==> flow/design.v <==
module cpu(clk,reset,s,load,in,out,N,V,Z,w);
  input clk, reset, s, load;
  input [15:0] in;
  output [15:0] out;
  output N, V, Z, w;
  wire [15:0] instruction_out;
  wire loada,loadb,loads,loadc,write,asel,bsel;
  wire [2:0] status;
  wire [1:0] op, ALUop, shift, vsel;
  wire [2:0] opcode, readnum, writenum, nsel;  
  wire [15:0] sximm5, sximm8; 
  wire [15:0] mdata = 16'b0;
  wire [7:0] PC = 8'b0;
  vDFFE #(16) instruct_reg(clk, load , in, instruction_out);  
  instruct_decoder decoder(   .instruction_out(instruction_out),
			        .nsel(nsel),
				.opcode(opcode),
				.op(op),
				.ALUop(ALUop),
				.sximm5(sximm5),
				.sximm8(sximm8),
				.shift(shift),
				.readnum(readnum),
				.writenum(writenum)
  );
  FSM state_machine(    .clk(clk),
			.reset(reset),
			.s(s),
			.w(w),
			.opcode(opcode),
			.op(op),
			.nsel(nsel),
			.loada(loada),
			.loadb(loadb),
			.loadc(loadc),
			.loads(loads),
			.vsel(vsel),
			.write(write),
			.asel(asel),
			.bsel(bsel)
  );
  datapath DP(          .clk(clk),
			.readnum(readnum),
			.writenum(writenum),
			.write(write),
			.vsel(vsel),
			.loada(loada),
			.loadb(loadb),
			.loadc(loadc),
			.loads(loads),
			.shift(shift),
			.ALUop(ALUop),
			.asel(asel),
			.bsel(bsel),
			.mdata(mdata),
			.status(status),
			.C(out),
			.sximm8(sximm8),
			.sximm5(sximm5),
			.PC(PC)
  );	
  assign N = status[0];
  assign V = status[1]; 
  assign Z = status[2];  
endmodule
module instruct_decoder( instruction_out, 
			 nsel, 
			 opcode,
			 op,
			 ALUop, 
			 sximm5, 
			 sximm8, 
			 shift,
			 readnum,
			 writenum );
  input [15:0] instruction_out;
  input [2:0] nsel;
  output [2:0] opcode;
  output reg [2:0] readnum, writenum;
  output [1:0] shift, ALUop, op;
  output [15:0] sximm5, sximm8;
  wire [2:0] Rn, Rd, Rm;
  wire [4:0] imm5;
  wire [7:0] imm8;
  setval retval(instruction_out,opcode,op,ALUop,imm5,imm8,shift,Rn,Rd,Rm);
  assign sximm5 = imm5[4] ? {11'b11111111111,imm5}:{11'b00000000000,imm5}; 
  assign sximm8 = imm8[7] ? {8'b11111111,imm8}:{8'b00000000,imm8};
  always @(*) 
    case(nsel)
      3'b001: {readnum,writenum} = {Rn,Rn};  
      3'b010: {readnum,writenum} = {Rd,Rd};  
      3'b100: {readnum,writenum} = {Rm,Rm};  
      default: {readnum,writenum} = 6'bx;  
    endcase
endmodule
module setval(instruction_out,opcode,op,ALUop,imm5,imm8,shift,Rn,Rd,Rm);
  input [15:0] instruction_out;
  output reg [2:0] opcode,Rn,Rd,Rm;
  output reg [1:0] op, ALUop, shift;
  output reg [4:0] imm5;
  output reg [7:0] imm8;
  always @(*) begin 
    casex(instruction_out)
	{5'b11010,11'bx}: {opcode,op,ALUop,Rn,imm8,imm5,Rd,shift,Rm} = {instruction_out[15:13],2'b10,2'b0,instruction_out[10:8],instruction_out[7:0],
						5'b0,3'b0,2'b0,3'b0}; 
	{8'b11000000,8'bx}: {opcode,op,ALUop,Rn,imm8,imm5,Rd,shift,Rm} = {instruction_out[15:13],2'b0,2'b0,3'b0,8'b0,5'b0, instruction_out[7:5],
						instruction_out[4:3],instruction_out[2:0]}; 
	{5'b10100,11'bx}: {opcode,op,ALUop,Rn,imm8,imm5,Rd,shift,Rm} = {instruction_out[15:13],2'b0,2'b0,instruction_out[10:8],
						8'b0,5'b0,instruction_out[7:5],instruction_out[4:3],instruction_out[2:0]}; 
	{5'b10101,11'bx}: {opcode,op,ALUop,Rn,imm8,imm5,Rd,shift,Rm} = {instruction_out[15:13],2'b01,2'b01,instruction_out[10:8],
						8'b0,5'b0,3'b0, instruction_out[4:3], instruction_out[2:0]}; 
 	{5'b10110,11'bx}: {opcode,op,ALUop,Rn,imm8,imm5,Rd,shift,Rm} = {instruction_out[15:13],2'b10,2'b10,instruction_out[10:8],
						8'b0,5'b0,instruction_out[7:5],instruction_out[4:3],instruction_out[2:0]}; 
	{5'b10111,11'bx}: {opcode,op,ALUop,Rn,imm8,imm5,Rd,shift,Rm} = {instruction_out[15:13],2'b11,2'b11,3'b0,
						8'b0,5'b0,instruction_out[7:5],instruction_out[4:3],instruction_out[2:0]}; 
	default: {opcode,op,ALUop,Rn,imm8,imm5,Rd,shift,Rm} = {3'bx,2'bx,2'bx,3'bx,8'bx,5'bx,3'bx,2'bx,3'bx};  
    endcase
end
endmodule
module datapath(clk, readnum, vsel, loada, loadb, shift, asel, bsel,
		ALUop, loadc, loads, writenum, write, mdata, 
		status, C, sximm8, PC, sximm5);
  input clk, loada, loadb, loadc, loads, asel, bsel, write;
  input [1:0] vsel;
  input [1:0] shift, ALUop; 
  input [2:0] writenum, readnum;  
  input [15:0] mdata, sximm8, sximm5;
  input [7:0] PC;
  output wire [2:0] status;
  output wire [15:0] C;
  reg [15:0] data_in;
  wire [15:0] muxa, muxb, aout, bout, bout_shift, data_out, ALUout;
  wire [2:0] status_out;
  always @(*)
    case(vsel)
      2'b00: data_in = C;
      2'b01: data_in = {8'b0,PC};
      2'b10: data_in = sximm8;
      2'b11: data_in = mdata;
    endcase
  regfile REGFILE( .clk(clk), 
           		.write(write),
			.writenum(writenum),
			.readnum(readnum),
			.data_in(data_in),
			.data_out(data_out)
  );
  vDFFE #(16) reg_a(clk, loada, data_out, aout);
  vDFFE #(16) reg_b(clk, loadb, data_out, bout); 
  vDFFE #(16) reg_c(clk, loadc, ALUout, C);
  vDFFE #(3) status_block(.clk(clk), .en(loads), .in(status_out), .out(status));
  shifter shift_b(shift, bout, bout_shift);
  assign muxa = asel ? 16'b0:aout;
  assign muxb = bsel ? sximm5:bout_shift;
  alu ALU( .ALUop(ALUop), .Ain(muxa), .Bin(muxb), .out(ALUout), .status(status_out));
endmodule 
module regfile(clk,write,writenum,readnum,data_in,data_out);
  input clk,write;
  input [2:0] writenum, readnum;
  input [15:0] data_in;
  output [15:0] data_out;
  wire [7:0] readout, writeout;
  wire [15:0] R7, R6, R5, R4, R3, R2, R1, R0;
  dec #(3,8) read_num(readnum, readout);
  dec #(3,8) write_num(writenum, writeout);
  vDFFE #(16) write_reg0(clk, (write & writeout[0]), data_in, R0);
  vDFFE #(16) write_reg1(clk, (write & writeout[1]), data_in, R1);
  vDFFE #(16) write_reg2(clk, (write & writeout[2]), data_in, R2);
  vDFFE #(16) write_reg3(clk, (write & writeout[3]), data_in, R3);
  vDFFE #(16) write_reg4(clk, (write & writeout[4]), data_in, R4);
  vDFFE #(16) write_reg5(clk, (write & writeout[5]), data_in, R5);
  vDFFE #(16) write_reg6(clk, (write & writeout[6]), data_in, R6);
  vDFFE #(16) write_reg7(clk, (write & writeout[7]), data_in, R7);
  mux8 #(16) read_mux(R7, R6, R5, R4, R3, R2, R1, R0, readout, data_out);
endmodule
module dec(a,b);
  parameter n = 2;
  parameter m = 4;
  input [n-1:0] a;
  output [m-1:0] b;
  wire[m-1:0] b = 1<<a;
endmodule 
module vDFFE(clk,en,in,out);
  parameter n = 3;
  input clk, en;
  input [n-1:0] in;
  output reg [n-1:0] out;
  wire [n-1:0] nextout;
  assign nextout = en ? in:out;
  always @(posedge clk)
    out <= nextout;
  endmodule 
module mux8(r7, r6, r5, r4, r3, r2, r1, r0, s, b);
  parameter k = 1;
  input [k-1:0] r7, r6, r5, r4, r3, r2, r1, r0;
  input [7:0] s;
  output [k-1:0] b;
  wire [k-1:0] b = ({k{s[0]}} & r0) |
		   ({k{s[1]}} & r1) |    
		   ({k{s[2]}} & r2) |
		   ({k{s[3]}} & r3) | 
		   ({k{s[4]}} & r4) |
		   ({k{s[5]}} & r5) |
		   ({k{s[6]}} & r6) |
		   ({k{s[7]}} & r7) ;
endmodule
module shifter(shift,bin,out);
input [15:0] bin;
input [1:0] shift;
output reg [15:0] out;  
  always @(*) begin
    case(shift) 
      2'b01: out = bin << 1;  
      2'b10: out = bin >> 1;  
      2'b11: out = $signed(bin) >>> 1;  
      default: out = bin;  
    endcase 
  end 
endmodule 
module alu(ALUop,Ain,Bin,out,status);
  input [1:0] ALUop; 
  input [15:0] Ain, Bin;
  output reg [15:0] out;
  output [2:0] status;
  wire ovf;
  wire [15:0] sout;
  Addsub #(16) a(Ain, Bin, 1'b1, sout, ovf);
  assign status[2] = ((out == 16'b0) ? 1'b1:1'b0);  
  assign status[1] = ovf;  
  assign status[0] = out[15];  
  always @(*) begin
    case (ALUop)
      2'b00: out = Ain + Bin;
      2'b01: out = Ain - Bin; 
      2'b10: out = Ain & Bin;
      2'b11: out = ~Bin;
      default: out = 16'bx;
    endcase	
  end
endmodule
module Addsub(a,b,sub,s,ovf);
  parameter n = 8;
  input [n-1:0] a, b;  
  input sub ;  
  output [n-1:0] s;
  output ovf;   
  wire c1, c2;
  assign ovf = c1 ^ c2;  
  Adder1 #(n-1) ai(a[n-2:0],b[n-2:0]^{n-1{sub}},sub,c1,s[n-2:0]);
  Adder1 #(1) as(a[n-1],b[n-1]^sub,c1,c2,s[n-1]);
endmodule 
module Adder1(a,b,cin,cout,s);
  parameter n = 8;
  input [n-1:0] a, b;
  input cin ;
  output [n-1:0] s;
  output cout;
  assign {cout, s} = a + b + cin;
endmodule
module FSM(clk, reset, s, w, opcode, op, nsel,loada,loadb,loadc,vsel,write,loads,asel,bsel);
  input clk, reset, s;
  input [2:0] opcode;
  input [1:0] op;
  output w;
  output reg [2:0] nsel;
  output reg loada,loadb,loadc,loads,write,asel,bsel;
  output reg [1:0] vsel;
  wire [2:0] state;
  reg load_s;
  reg [2:0] next_state;
  assign w = load_s ? 1'b0:1'b1;  
  assign state =  reset ? 3'b000:next_state;
  always @(posedge clk) begin
    casex({reset,w,s,opcode,op,state})
	11'b1xxxxxxxxxx: {load_s, nsel, next_state,loada,loadb,loadc,vsel,write,loads,asel,bsel} 
				<= {1'b0,3'b000,3'b000,1'b0,1'b0,1'b0,2'b00,1'b0,1'b0,1'b0,1'b0};  
	{8'bx10xxxxx,3'b000}: {load_s,nsel,next_state,loada,loadb,loadc,vsel,write,loads,asel,bsel}
				<= {1'b0,3'b000,3'b000,1'b0,1'b0,1'b0,2'b00,1'b0,1'b0,1'b0,1'b0};  
	{8'bx1111010,3'b000}: {load_s, nsel, next_state,loada,loadb,loadc,vsel,write,loads,asel,bsel} 
				<= {1'b1,3'b001,3'b001,1'b0,1'b0,1'b0,2'b10,1'b1,1'b0,1'b0,1'b0};  
	{8'b00x11010,3'b001}: {load_s, nsel, next_state,loada,loadb,loadc,vsel,write,loads,asel,bsel} 
				<= {1'b0,3'b000,3'b000,1'b0,1'b0,1'b0,2'b00,1'b0,1'b0,1'b0,1'b0};  
        {8'b01111000,3'b000}: {load_s, nsel, next_state,loada,loadb,loadc,vsel,write,loads,asel,bsel} 
				<= {1'b1,3'b100,3'b001,1'b0,1'b1,1'b0,2'b10,1'b0,1'b0,1'b0,1'b0};  
	{8'b00x11000,3'b001}: {load_s,nsel,next_state,loada,loadb,loadc,vsel,write,loads,asel,bsel}
				<= {1'b1,3'b000,3'b010,1'b0,1'b0,1'b1,2'b00,1'b0,1'b0,1'b1,1'b0};  
	{8'b00x11000,3'b010}: {load_s,nsel,next_state,loada,loadb,loadc,vsel,write,loads,asel,bsel}
				<= {1'b1,3'b010,3'b011,1'b0,1'b0,1'b0,2'b00,1'b1,1'b0,1'b0,1'b0};  
	{8'b00x11000,3'b011}: {load_s,nsel,next_state,loada,loadb,loadc,vsel,write,loads,asel,bsel}
				<= {1'b0,3'b000,3'b000,1'b0,1'b0,1'b0,2'b00,1'b0,1'b0,1'b0,1'b0};  
	{8'b01110100,3'b000}: {load_s,nsel,next_state,loada,loadb,loadc,vsel,write,loads,asel,bsel}
				<= {1'b1,3'b001,3'b001,1'b1,1'b0,1'b0,2'b10,1'b0,1'b0,1'b0,1'b0};  
	{8'b00x10100,3'b001}: {load_s,nsel,next_state,loada,loadb,loadc,vsel,write,loads,asel,bsel}
				<= {1'b1,3'b100,3'b010,1'b0,1'b1,1'b0,2'b10,1'b0,1'b0,1'b0,1'b0};  
	{8'b00x10100,3'b010}: {load_s,nsel,next_state,loada,loadb,loadc,vsel,write,loads,asel,bsel}
				<= {1'b1,3'b000,3'b011,1'b0,1'b0,1'b1,2'b00,1'b0,1'b0,1'b0,1'b0};  
	{8'b00x10100,3'b011}: {load_s,nsel,next_state,loada,loadb,loadc,vsel,write,loads,asel,bsel}
				<= {1'b1,3'b010,3'b100,1'b0,1'b0,1'b0,2'b00,1'b1,1'b0,1'b0,1'b0};  
	{8'b00x10100,3'b100}: {load_s,nsel,next_state,loada,loadb,loadc,vsel,write,loads,asel,bsel}
				<= {1'b0,3'b000,3'b000,1'b0,1'b0,1'b0,2'b00,1'b0,1'b0,1'b0,1'b0};  
	{8'b01110101,3'b000}: {load_s,nsel,next_state,loada,loadb,loadc,vsel,write,loads,asel,bsel}
				<= {1'b1,3'b001,3'b001,1'b1,1'b0,1'b0,2'b10,1'b0,1'b0,1'b0,1'b0};  
	{8'b00x10101,3'b001}: {load_s,nsel,next_state,loada,loadb,loadc,vsel,write,loads,asel,bsel}
				<= {1'b1,3'b100,3'b010,1'b0,1'b1,1'b0,2'b10,1'b0,1'b0,1'b0,1'b0};  
	{8'b00x10101,3'b010}: {load_s,nsel,next_state,loada,loadb,loadc,vsel,write,loads,asel,bsel}
				<= {1'b1,3'b000,3'b011,1'b0,1'b0,1'b0,2'b00,1'b0,1'b1,1'b0,1'b0};  
   	{8'b00x10101,3'b011}: {load_s,nsel,next_state,loada,loadb,loadc,vsel,write,loads,asel,bsel}
				<= {1'b0,3'b000,3'b000,1'b0,1'b0,1'b0,2'b00,1'b0,1'b0,1'b0,1'b0};  
	{8'b01110110,3'b000}: {load_s,nsel,next_state,loada,loadb,loadc,vsel,write,loads,asel,bsel}
				<= {1'b1,3'b001,3'b001,1'b1,1'b0,1'b0,2'b10,1'b0,1'b0,1'b0,1'b0};  
	{8'b00x10110,3'b001}: {load_s,nsel,next_state,loada,loadb,loadc,vsel,write,loads,asel,bsel}
				<= {1'b1,3'b100,3'b010,1'b0,1'b1,1'b0,2'b10,1'b0,1'b0,1'b0,1'b0};  
	{8'b00x10110,3'b010}: {load_s,nsel,next_state,loada,loadb,loadc,vsel,write,loads,asel,bsel}
				<= {1'b1,3'b000,3'b011,1'b0,1'b0,1'b1,2'b00,1'b0,1'b0,1'b0,1'b0};  
	{8'b00x10110,3'b011}: {load_s,nsel,next_state,loada,loadb,loadc,vsel,write,loads,asel,bsel}
				<= {1'b1,3'b010,3'b100,1'b0,1'b0,1'b0,2'b00,1'b1,1'b0,1'b0,1'b0};  
	{8'b00x10110,3'b100}: {load_s,nsel,next_state,loada,loadb,loadc,vsel,write,loads,asel,bsel}
				<= {1'b0,3'b000,3'b000,1'b0,1'b0,1'b0,2'b00,1'b0,1'b0,1'b0,1'b0};  
	{8'b01110111,3'b000}: {load_s,nsel,next_state,loada,loadb,loadc,vsel,write,loads,asel,bsel}
				<= {1'b1,3'b100,3'b001,1'b0,1'b1,1'b0,2'b10,1'b0,1'b0,1'b1,1'b0};  
	{8'b00x10111,3'b001}: {load_s,nsel,next_state,loada,loadb,loadc,vsel,write,loads,asel,bsel}
				<= {1'b1,3'b000,3'b010,1'b0,1'b0,1'b1,2'b00,1'b0,1'b0,1'b1,1'b0};  
	{8'b00x10111,3'b010}: {load_s,nsel,next_state,loada,loadb,loadc,vsel,write,loads,asel,bsel}
				<= {1'b1,3'b010,3'b011,1'b0,1'b0,1'b0,2'b00,1'b1,1'b0,1'b0,1'b0};  
	{8'b00x10111,3'b011}: {load_s,nsel,next_state,loada,loadb,loadc,vsel,write,loads,asel,bsel}
				<= {1'b0,3'b000,3'b000,1'b0,1'b0,1'b0,2'b00,1'b0,1'b0,1'b0,1'b0};  
	default: {load_s,nsel,next_state,loada,loadb,loadc,vsel,write,loads,asel,bsel}
				<= {1'b0,3'b000,3'b000,1'b0,1'b0,1'b0,2'b00,1'b0,1'b0,1'b0,1'b0};  
   endcase
  end
endmodule 
Memo
Re: synthesis data of cpu

[Tool chain data of cpu]
Tool output for the design above before and after an edit, in the order of the flow.
Lines under "unedited" count in the file above, lines under "edited" in the edited file.
"change" is "edited" less "unedited", of the values as shown; "relative change" is that difference over "unedited", in percent.
Cell names lack the library's common part.
A cell with - has no value.
Set-up
  design top: cpu
  clock input: clk
  library: sky130hd
  corner: tt_025C_1v80

[Diff]
Unified diff, file above to edited file.
The edit is scripted: it alters the design's behaviour and was not made to optimise anything.
begin of diff
@@ -277,6 +277,4 @@
 	{8'bx10xxxxx,3'b000}: {load_s,nsel,next_state,loada,loadb,loadc,vsel,write,loads,asel,bsel}
 				<= {1'b0,3'b000,3'b000,1'b0,1'b0,1'b0,2'b00,1'b0,1'b0,1'b0,1'b0};  
-	{8'bx1111010,3'b000}: {load_s, nsel, next_state,loada,loadb,loadc,vsel,write,loads,asel,bsel} 
-				<= {1'b1,3'b001,3'b001,1'b0,1'b0,1'b0,2'b10,1'b1,1'b0,1'b0,1'b0};  
 	{8'b00x11010,3'b001}: {load_s, nsel, next_state,loada,loadb,loadc,vsel,write,loads,asel,bsel} 
 				<= {1'b0,3'b000,3'b000,1'b0,1'b0,1'b0,2'b00,1'b0,1'b0,1'b0,1'b0};  
end of diff

[After elaboration]
Counts by Yosys on the flattened word-level netlist (proc, flatten, opt, wreduce; memories kept). Register bits leave out memories and registers merged into their read ports (data or address). Print and check cells are left out. Cells with the same type and inputs are merged into one.
Bit counts
  register bits: unedited 211, edited 211, change 0, relative change 0.00%
  bits of input ports: unedited 20, edited 20, change 0, relative change 0.00%
  output and inout port bits: unedited 20, edited 20, change 0, relative change 0.00%
  word-level cells: unedited 119, edited 118, change -1, relative change -0.84%
Cells by class
  add/subtract/negate cells: unedited 6, edited 6, change 0, relative change 0.00%
  equality and inequality tests: unedited 36, edited 35, change -1, relative change -2.78%
  shifts and indexed selects: unedited 2, edited 2, change 0, relative change 0.00%
  multiplexer cells: unedited 13, edited 13, change 0, relative change 0.00%
  bitwise gates (word level): unedited 28, edited 28, change 0, relative change 0.00%
  reduce/logical cells: unedited 10, edited 10, change 0, relative change 0.00%
Operators by type and width
  10-bit == test (second input constant): unedited 1, edited 0, change -1, relative change -100.00%
  16-bit case mux with 10-bit select: unedited 1, edited 0, change -1, relative change -100.00%
  16-bit case mux with 9-bit select: unedited 0, edited 1, change +1
Operator kinds equal on both sides are left out: 34.

[Depth]
Yosys ltp: most cells in a row. Word level: on the elaborated netlist, between registers, memories and ports. Mapped: between sequential cells and ports; inverters and the memories' decode and read muxes count.
Depth
  word-level depth: unedited 12, edited 12, change 0, relative change 0.00%
  ABC_AREA: unedited 0, edited 0
  depth in mapped cells: unedited 22, edited 23, change +1, relative change +4.55%
  gate-level depth less buffers: unedited 19, edited 22, change +3, relative change +15.79%

[After synthesis]
Source: synth_stat.txt of the flow (Yosys; design flattened, memories mapped). It holds for the ABC_AREA given above (unset counts as 0); a run with the other value may have another netlist.
Cell types
  nand2_1: unedited 113, edited 72, change -41, relative change -36.28%
  a21oi_1: unedited 55, edited 28, change -27, relative change -49.09%
  o21ai_0: unedited 63, edited 50, change -13, relative change -20.63%
  nand3_1: unedited 38, edited 25, change -13, relative change -34.21%
  nor2_1: unedited 50, edited 38, change -12, relative change -24.00%
  a22oi_1: unedited 10, edited 22, change +12, relative change +120.00%
  a222oi_1: unedited 0, edited 11, change +11
  and3_1: unedited 5, edited 15, change +10, relative change +200.00%
  o21a_1: unedited 5, edited 15, change +10, relative change +200.00%
  clkbuf_1: unedited 25, edited 34, change +9, relative change +36.00%
  o211ai_1: unedited 4, edited 13, change +9, relative change +225.00%
  a22o_1: unedited 0, edited 9, change +9
  mux2i_1: unedited 10, edited 4, change -6, relative change -60.00%
  o21ai_1: unedited 9, edited 3, change -6, relative change -66.67%
  buf_6: unedited 5, edited 0, change -5, relative change -100.00%
  or3_1: unedited 3, edited 8, change +5, relative change +166.67%
  a221o_1: unedited 1, edited 6, change +5, relative change +500.00%
  a32oi_1: unedited 0, edited 5, change +5
Cell types equal on both sides are left out: 11.
The list need not be complete.
Mapped netlist
  mapped cells: unedited 876, edited 841, change -35, relative change -4.00%
  synthesis area (um2): unedited 10242.3, edited 10194.8, change -47.5, relative change -0.46%
  sequential part of the area (um2): unedited 6115.9, edited 6115.9, change 0.0, relative change 0.00%
  mapped flip-flops: unedited 208, edited 208, change 0, relative change 0.00%
  buffers: unedited 40, edited 39, change -1, relative change -2.50%
By module: a second synthesis without flattening, with its own total; a netlist apart from the flattened one above.
Second synthesis, totals
  cells (unflattened synthesis): unedited 951, edited 930, change -21, relative change -2.21%
  area (unflattened synthesis) (um2): unedited 11737.5, edited 11584.9, change -152.6, relative change -1.30%
Rows give one instance, submodules left out.
By module, unedited
  vDFFE #(n=16): times used 12, cells 16, area 480.5 um2, sequential area 480.5 um2
  alu: times used 1, cells 240, area 1621.6 um2, sequential area 0.0 um2
  mux8 #(k=16): times used 1, cells 96, area 779.5 um2, sequential area 0.0 um2
  Adder1 #(n=15): times used 1, cells 101, area 735.7 um2, sequential area 0.0 um2
  datapath: times used 1, cells 65, area 700.7 um2, sequential area 0.0 um2
  FSM: times used 1, cells 78, area 689.4 um2, sequential area 260.2 um2
  shifter: times used 1, cells 51, area 355.3 um2, sequential area 0.0 um2
  setval: times used 1, cells 41, area 331.6 um2, sequential area 0.0 um2
  instruct_decoder: times used 1, cells 39, area 284.0 um2, sequential area 0.0 um2
  Addsub #(n=16): times used 1, cells 19, area 180.2 um2, sequential area 0.0 um2
  dec: times used 2, cells 8, area 65.1 um2, sequential area 0.0 um2
  vDFFE #(n=3): times used 1, cells 3, area 90.1 um2, sequential area 90.1 um2
  regfile: times used 1, cells 8, area 50.0 um2, sequential area 0.0 um2
  Adder1 #(n=1): times used 1, cells 1, area 20.0 um2, sequential area 0.0 um2
  cpu: times used 1, cells 1, area 3.8 um2, sequential area 0.0 um2
By module, edited
  vDFFE #(n=16): times used 12, cells 16, area 480.5 um2, sequential area 480.5 um2
  alu: times used 1, cells 240, area 1621.6 um2, sequential area 0.0 um2
  mux8 #(k=16): times used 1, cells 96, area 779.5 um2, sequential area 0.0 um2
  Adder1 #(n=15): times used 1, cells 101, area 735.7 um2, sequential area 0.0 um2
  datapath: times used 1, cells 65, area 700.7 um2, sequential area 0.0 um2
  FSM: times used 1, cells 57, area 536.8 um2, sequential area 220.2 um2
  shifter: times used 1, cells 51, area 355.3 um2, sequential area 0.0 um2
  setval: times used 1, cells 41, area 331.6 um2, sequential area 0.0 um2
  instruct_decoder: times used 1, cells 39, area 284.0 um2, sequential area 0.0 um2
  Addsub #(n=16): times used 1, cells 19, area 180.2 um2, sequential area 0.0 um2
  dec: times used 2, cells 8, area 65.1 um2, sequential area 0.0 um2
  vDFFE #(n=3): times used 1, cells 3, area 90.1 um2, sequential area 90.1 um2
  regfile: times used 1, cells 8, area 50.0 um2, sequential area 0.0 um2
  Adder1 #(n=1): times used 1, cells 1, area 20.0 um2, sequential area 0.0 um2
  cpu: times used 1, cells 1, area 3.8 um2, sequential area 0.0 um2

[Timing after synthesis]
Path of least setup slack by OpenSTA after synthesis, without wires, with an ideal clock, recovery checks aside; 20% of the period is set as input and as output delay. Where synthesis merged equal registers, the netlist keeps one of their names.
Timing post-synthesis
  kind: unedited reg-to-reg, edited reg-to-reg
  start: unedited register instruct_reg.out[13], edited register instruct_reg.out[9]
  end: unedited register DP.status_block.out[2], edited register DP.status_block.out[2]
  period (ps): unedited 7000, edited 7000, change 0, relative change 0.00%
  library setup time (ps): unedited 190, edited 175, change -15
  launch time at the first pin (ps): unedited 0, edited 0, change 0
  arrival (ps): unedited 4066, edited 5033, change +967, relative change +23.78%
  data required time (ps): unedited 6810, edited 6825, change +15, relative change +0.22%
  slack (ps): unedited 2744, edited 1792, change -952
  path delay (ps): unedited 4256, edited 5208, change +952, relative change +22.37%
  driving pins on the path: unedited 22, edited 20, change -2, relative change -9.09%
  path buffers: unedited 3, edited 1, change -2, relative change -66.67%
  synthesis period reached (ps): unedited 4256, edited 5208, change +952, relative change +22.37%
"path delay" = arrival - input delay + setup time.
"driving pins on the path" counts driving pins, that of a launching flip-flop among them; a cell with two outputs on the path counts twice.
"synthesis period reached" = period - worst setup slack (recovery checks aside). The figure is calculated, with input and output delays left at 20% of the set period.
Between the ends stands the longest chain of elaborated cells between them, by number of cells; it is not shown to be the way that was timed. Of several equally long chains one is given.
A line is the first line of the expression or statement that the cell stems from. Yosys adds cells for indexed reads and writes and turns some case tables into memories.
On the way, post-synthesis, unedited
  cells stage by stage: edfxtp_1 and3b_1 a31oi_1 buf_6 buf_6 buf_6 o21ai_0 and2_1 ha_1 nor2_1 xnor2_1 ha_1 nor2b_1 o31a_1 o21ba_2 o21ai_1 a21oi_1 a21oi_1 xor2_1 o21ai_0 or2_2 a2111oi_2
  length of the longest elaborated chain: 9
  elaborated cells on any way between the ends: 24
  source lines of those cells: 10
  classes of those cells: add/sub: 2; eq/ne: 12; mux: 6; logic: 2; reduce/logical: 2
Ends and longest elaborated chain, post-synthesis, unedited
  start, declared: line 187  | output reg [n-1:0] out;
  start, assigned: line 191  | out <= nextout;
  5-bit == test: line 103  | casex(instruction_out)
  31-bit case mux with 6-bit select: line 103
  2-bit == test: line 212  | case(shift)
  16-bit case mux with 3-bit select: line 212
  16-bit 2-to-1 mux: line 154  | assign muxb = bsel ? sximm5:bout_shift;
  16-bit subtractor: line 234  | 2'b01: out = Ain - Bin;
  16-bit case mux with 4-bit select: line 232  | case (ALUop)
  16-bit zero test: line 228  | assign status[2] = ((out == 16'b0) ? 1'b1:1'b0);
  1-bit 2-to-1 mux: line 228
  end, assigned: line 191
  end, declared: line 187
Nets of the timed path that keep an RTL name, with a line that drives or declares them; the list need not be complete.
Named nets, post-synthesis, unedited (line)
  DP.ALU.out[14]: 232
On the way, post-synthesis, edited
  cells stage by stage: edfxtp_1 or4_4 o21ai_4 buf_2 o21ai_1 a22oi_1 ha_1 nor2_1 xor2_1 ha_1 nor2b_1 o21a_1 o21ai_1 mux2_2 o21ai_0 o211ai_1 or4_1 or4_1 a2111oi_0 nor4bb_1
  length of the longest elaborated chain: 9
  elaborated cells on any way between the ends: 19
  source lines of those cells: 10
  classes of those cells: add/sub: 2; eq/ne: 7; mux: 6; logic: 2; reduce/logical: 2
Ends and longest elaborated chain, post-synthesis, edited
  start, declared: line 187  | output reg [n-1:0] out;
  start, assigned: line 191  | out <= nextout;
  8-bit == test: line 103  | casex(instruction_out)
  31-bit case mux with 6-bit select: line 103
  2-bit == test: line 212  | case(shift)
  16-bit case mux with 3-bit select: line 212
  16-bit 2-to-1 mux: line 154  | assign muxb = bsel ? sximm5:bout_shift;
  16-bit subtractor: line 234  | 2'b01: out = Ain - Bin;
  16-bit case mux with 4-bit select: line 232  | case (ALUop)
  16-bit zero test: line 228  | assign status[2] = ((out == 16'b0) ? 1'b1:1'b0);
  1-bit 2-to-1 mux: line 228
  end, assigned: line 191
  end, declared: line 187
Named nets, post-synthesis, edited (line)
  DP.ALU.out[6]: 232

[Worst path after layout]
From the final timing report of the runs of pair 1: the path of least setup slack in the routed layout; clock arrival at registers is part of the times.
The path's times are printed in steps of 10 ps; the period is the one set.
Timing after layout
  kind: unedited reg-to-reg, edited reg-to-reg
  start: unedited register instruct_reg.out[8], edited register instruct_reg.out[10]
  end: unedited register DP.status_block.out[2], edited register DP.status_block.out[2]
  period (ps): unedited 5410, edited 5410, change 0, relative change 0.00%
  library setup time (ps): unedited 190, edited 180, change -10
  launch time at the first pin (ps): unedited 530, edited 500, change -30, relative change -5.66%
  arrival (ps): unedited 5200, edited 5550, change +350, relative change +6.73%
  data required time (ps): unedited 5730, edited 5740, change +10, relative change +0.17%
  slack (ps): unedited 530, edited 190, change -340
  driving pins on the path: unedited 21, edited 20, change -1, relative change -4.76%
  path buffers: unedited 1, edited 0, change -1, relative change -100.00%
Between the ends stands the longest chain of elaborated cells between them, by number of cells; it is not shown to be the way that was timed. Of several equally long chains one is given.
On the way, after layout, unedited
  cells stage by stage: edfxtp_1 nor3_2 a31o_2 buf_4 nand3_1 and3_2 inv_1 nor4_4 and3_4 a31o_2 xnor2_1 ha_1 o2111ai_1 o21ba_2 o21ai_1 a21oi_1 a21oi_1 xor2_1 o21ai_0 or2_2 a2111oi_2
  length of the longest elaborated chain: 9
  elaborated cells on any way between the ends: 19
  source lines of those cells: 10
  classes of those cells: add/sub: 2; eq/ne: 7; mux: 6; logic: 2; reduce/logical: 2
Ends and longest elaborated chain, after layout, unedited
  start, declared: line 187  | output reg [n-1:0] out;
  start, assigned: line 191  | out <= nextout;
  8-bit == test: line 103  | casex(instruction_out)
  31-bit case mux with 6-bit select: line 103
  2-bit == test: line 212  | case(shift)
  16-bit case mux with 3-bit select: line 212
  16-bit 2-to-1 mux: line 154  | assign muxb = bsel ? sximm5:bout_shift;
  16-bit subtractor: line 234  | 2'b01: out = Ain - Bin;
  16-bit case mux with 4-bit select: line 232  | case (ALUop)
  16-bit zero test: line 228  | assign status[2] = ((out == 16'b0) ? 1'b1:1'b0);
  1-bit 2-to-1 mux: line 228
  end, assigned: line 191
  end, declared: line 187
Nets of the timed path that keep an RTL name, with a line that drives or declares them; the list need not be complete.
Named nets, after layout, unedited (line)
  DP.ALU.out[14]: 232
On the way, after layout, edited
  cells stage by stage: edfxtp_1 or4_4 o21ai_4 a32o_1 a221o_1 inv_2 ha_4 nor2_2 xor2_1 ha_1 nor2b_1 o21a_1 o21ai_2 mux2_2 o21ai_2 o211ai_1 or4_1 or4_4 a2111oi_4 nor4bb_2
  length of the longest elaborated chain: 9
  elaborated cells on any way between the ends: 19
  source lines of those cells: 10
  classes of those cells: add/sub: 2; eq/ne: 7; mux: 6; logic: 2; reduce/logical: 2
Ends and longest elaborated chain, after layout, edited
  start, declared: line 187  | output reg [n-1:0] out;
  start, assigned: line 191  | out <= nextout;
  8-bit == test: line 103  | casex(instruction_out)
  31-bit case mux with 6-bit select: line 103
  2-bit == test: line 212  | case(shift)
  16-bit case mux with 3-bit select: line 212
  16-bit 2-to-1 mux: line 154  | assign muxb = bsel ? sximm5:bout_shift;
  16-bit subtractor: line 234  | 2'b01: out = Ain - Bin;
  16-bit case mux with 4-bit select: line 232  | case (ALUop)
  16-bit zero test: line 228  | assign status[2] = ((out == 16'b0) ? 1'b1:1'b0);
  1-bit 2-to-1 mux: line 228
  end, assigned: line 191
  end, declared: line 187
Named nets, after layout, edited (line)
  DP.ALU.out[6]: 232

[Flow runs]
Runs of the flow (Yosys, OpenROAD) on both versions; the two runs of a pair have the same settings. The constraints put input and output delay at 20% of the set period each and load the outputs with 0.01 pF.
Flow settings, pair 1
  CORE_UTILIZATION: 40
  period_ns: 5.41
  CAP_MARGIN: 20
  CORE_MARGIN: 2
  SLEW_MARGIN: 20
Measured results, pair 1
  mapped cell area after synthesis (um2): unedited 10242.3, edited 10194.8, change -47.5, relative change -0.46%
  area of the die (um2): unedited 26902.6, edited 26779.7, change -122.9, relative change -0.46%
  std-cell area (final layout) (um2): unedited 11873.9, edited 12162.9, change +289.0, relative change +2.43%
  utilization after layout (%): unedited 47.2, edited 48.4, change +1.2
  setup slack of the critical path (ps): unedited 534, edited 186, change -348
  summed negative setup slack (ps): unedited 0, edited 0, change 0
  worst hold slack in the final report (ps): unedited 519, edited 511, change -8
  total design power (uW): unedited 3759, edited 3758, change -1, relative change -0.03%
  achieved period (ps): unedited 4876, edited 5224, change +348, relative change +7.14%
Flow settings, pair 2
  CORE_UTILIZATION: 40
  CTS_CLUSTER_DIAMETER: 164
  GPL_ROUTABILITY_DRIVEN: 0
  GPL_TIMING_DRIVEN: 1
  HOLD_SLACK_MARGIN: -0.02
  MIN_ROUTING_LAYER: met2
  PLACE_DENSITY_LB_ADDON: 0.18
  SLEW_MARGIN: 20
  TNS_END_PERCENT: 25
  period_ns: 3.46
  CAP_MARGIN: 20
  CORE_MARGIN: 2
Measured results, pair 2
  mapped cell area after synthesis (um2): unedited 10242.3, edited 10194.8, change -47.5, relative change -0.46%
  area of the die (um2): unedited 26902.6, edited 26779.7, change -122.9, relative change -0.46%
  std-cell area (final layout) (um2): unedited 13387.8, edited 13773.2, change +385.4, relative change +2.88%
  utilization after layout (%): unedited 53.2, edited 54.9, change +1.7
  setup slack of the critical path (ps): unedited -893, edited -1577, change -684
  summed negative setup slack (ps): unedited -6689, edited -11530, change -4841
  worst hold slack in the final report (ps): unedited 505, edited 519, change +14
  total design power (uW): unedited 6114, edited 6152, change +38, relative change +0.62%
  achieved period (ps): unedited 4353, edited 5037, change +684, relative change +15.71%
By "achieved period" is meant the clock period of the run minus its worst setup slack. This is arithmetic on one report: input and output delays are still those of the set period (20% each).
"total design power" is the tool's figure for a default switching activity; nothing was simulated.
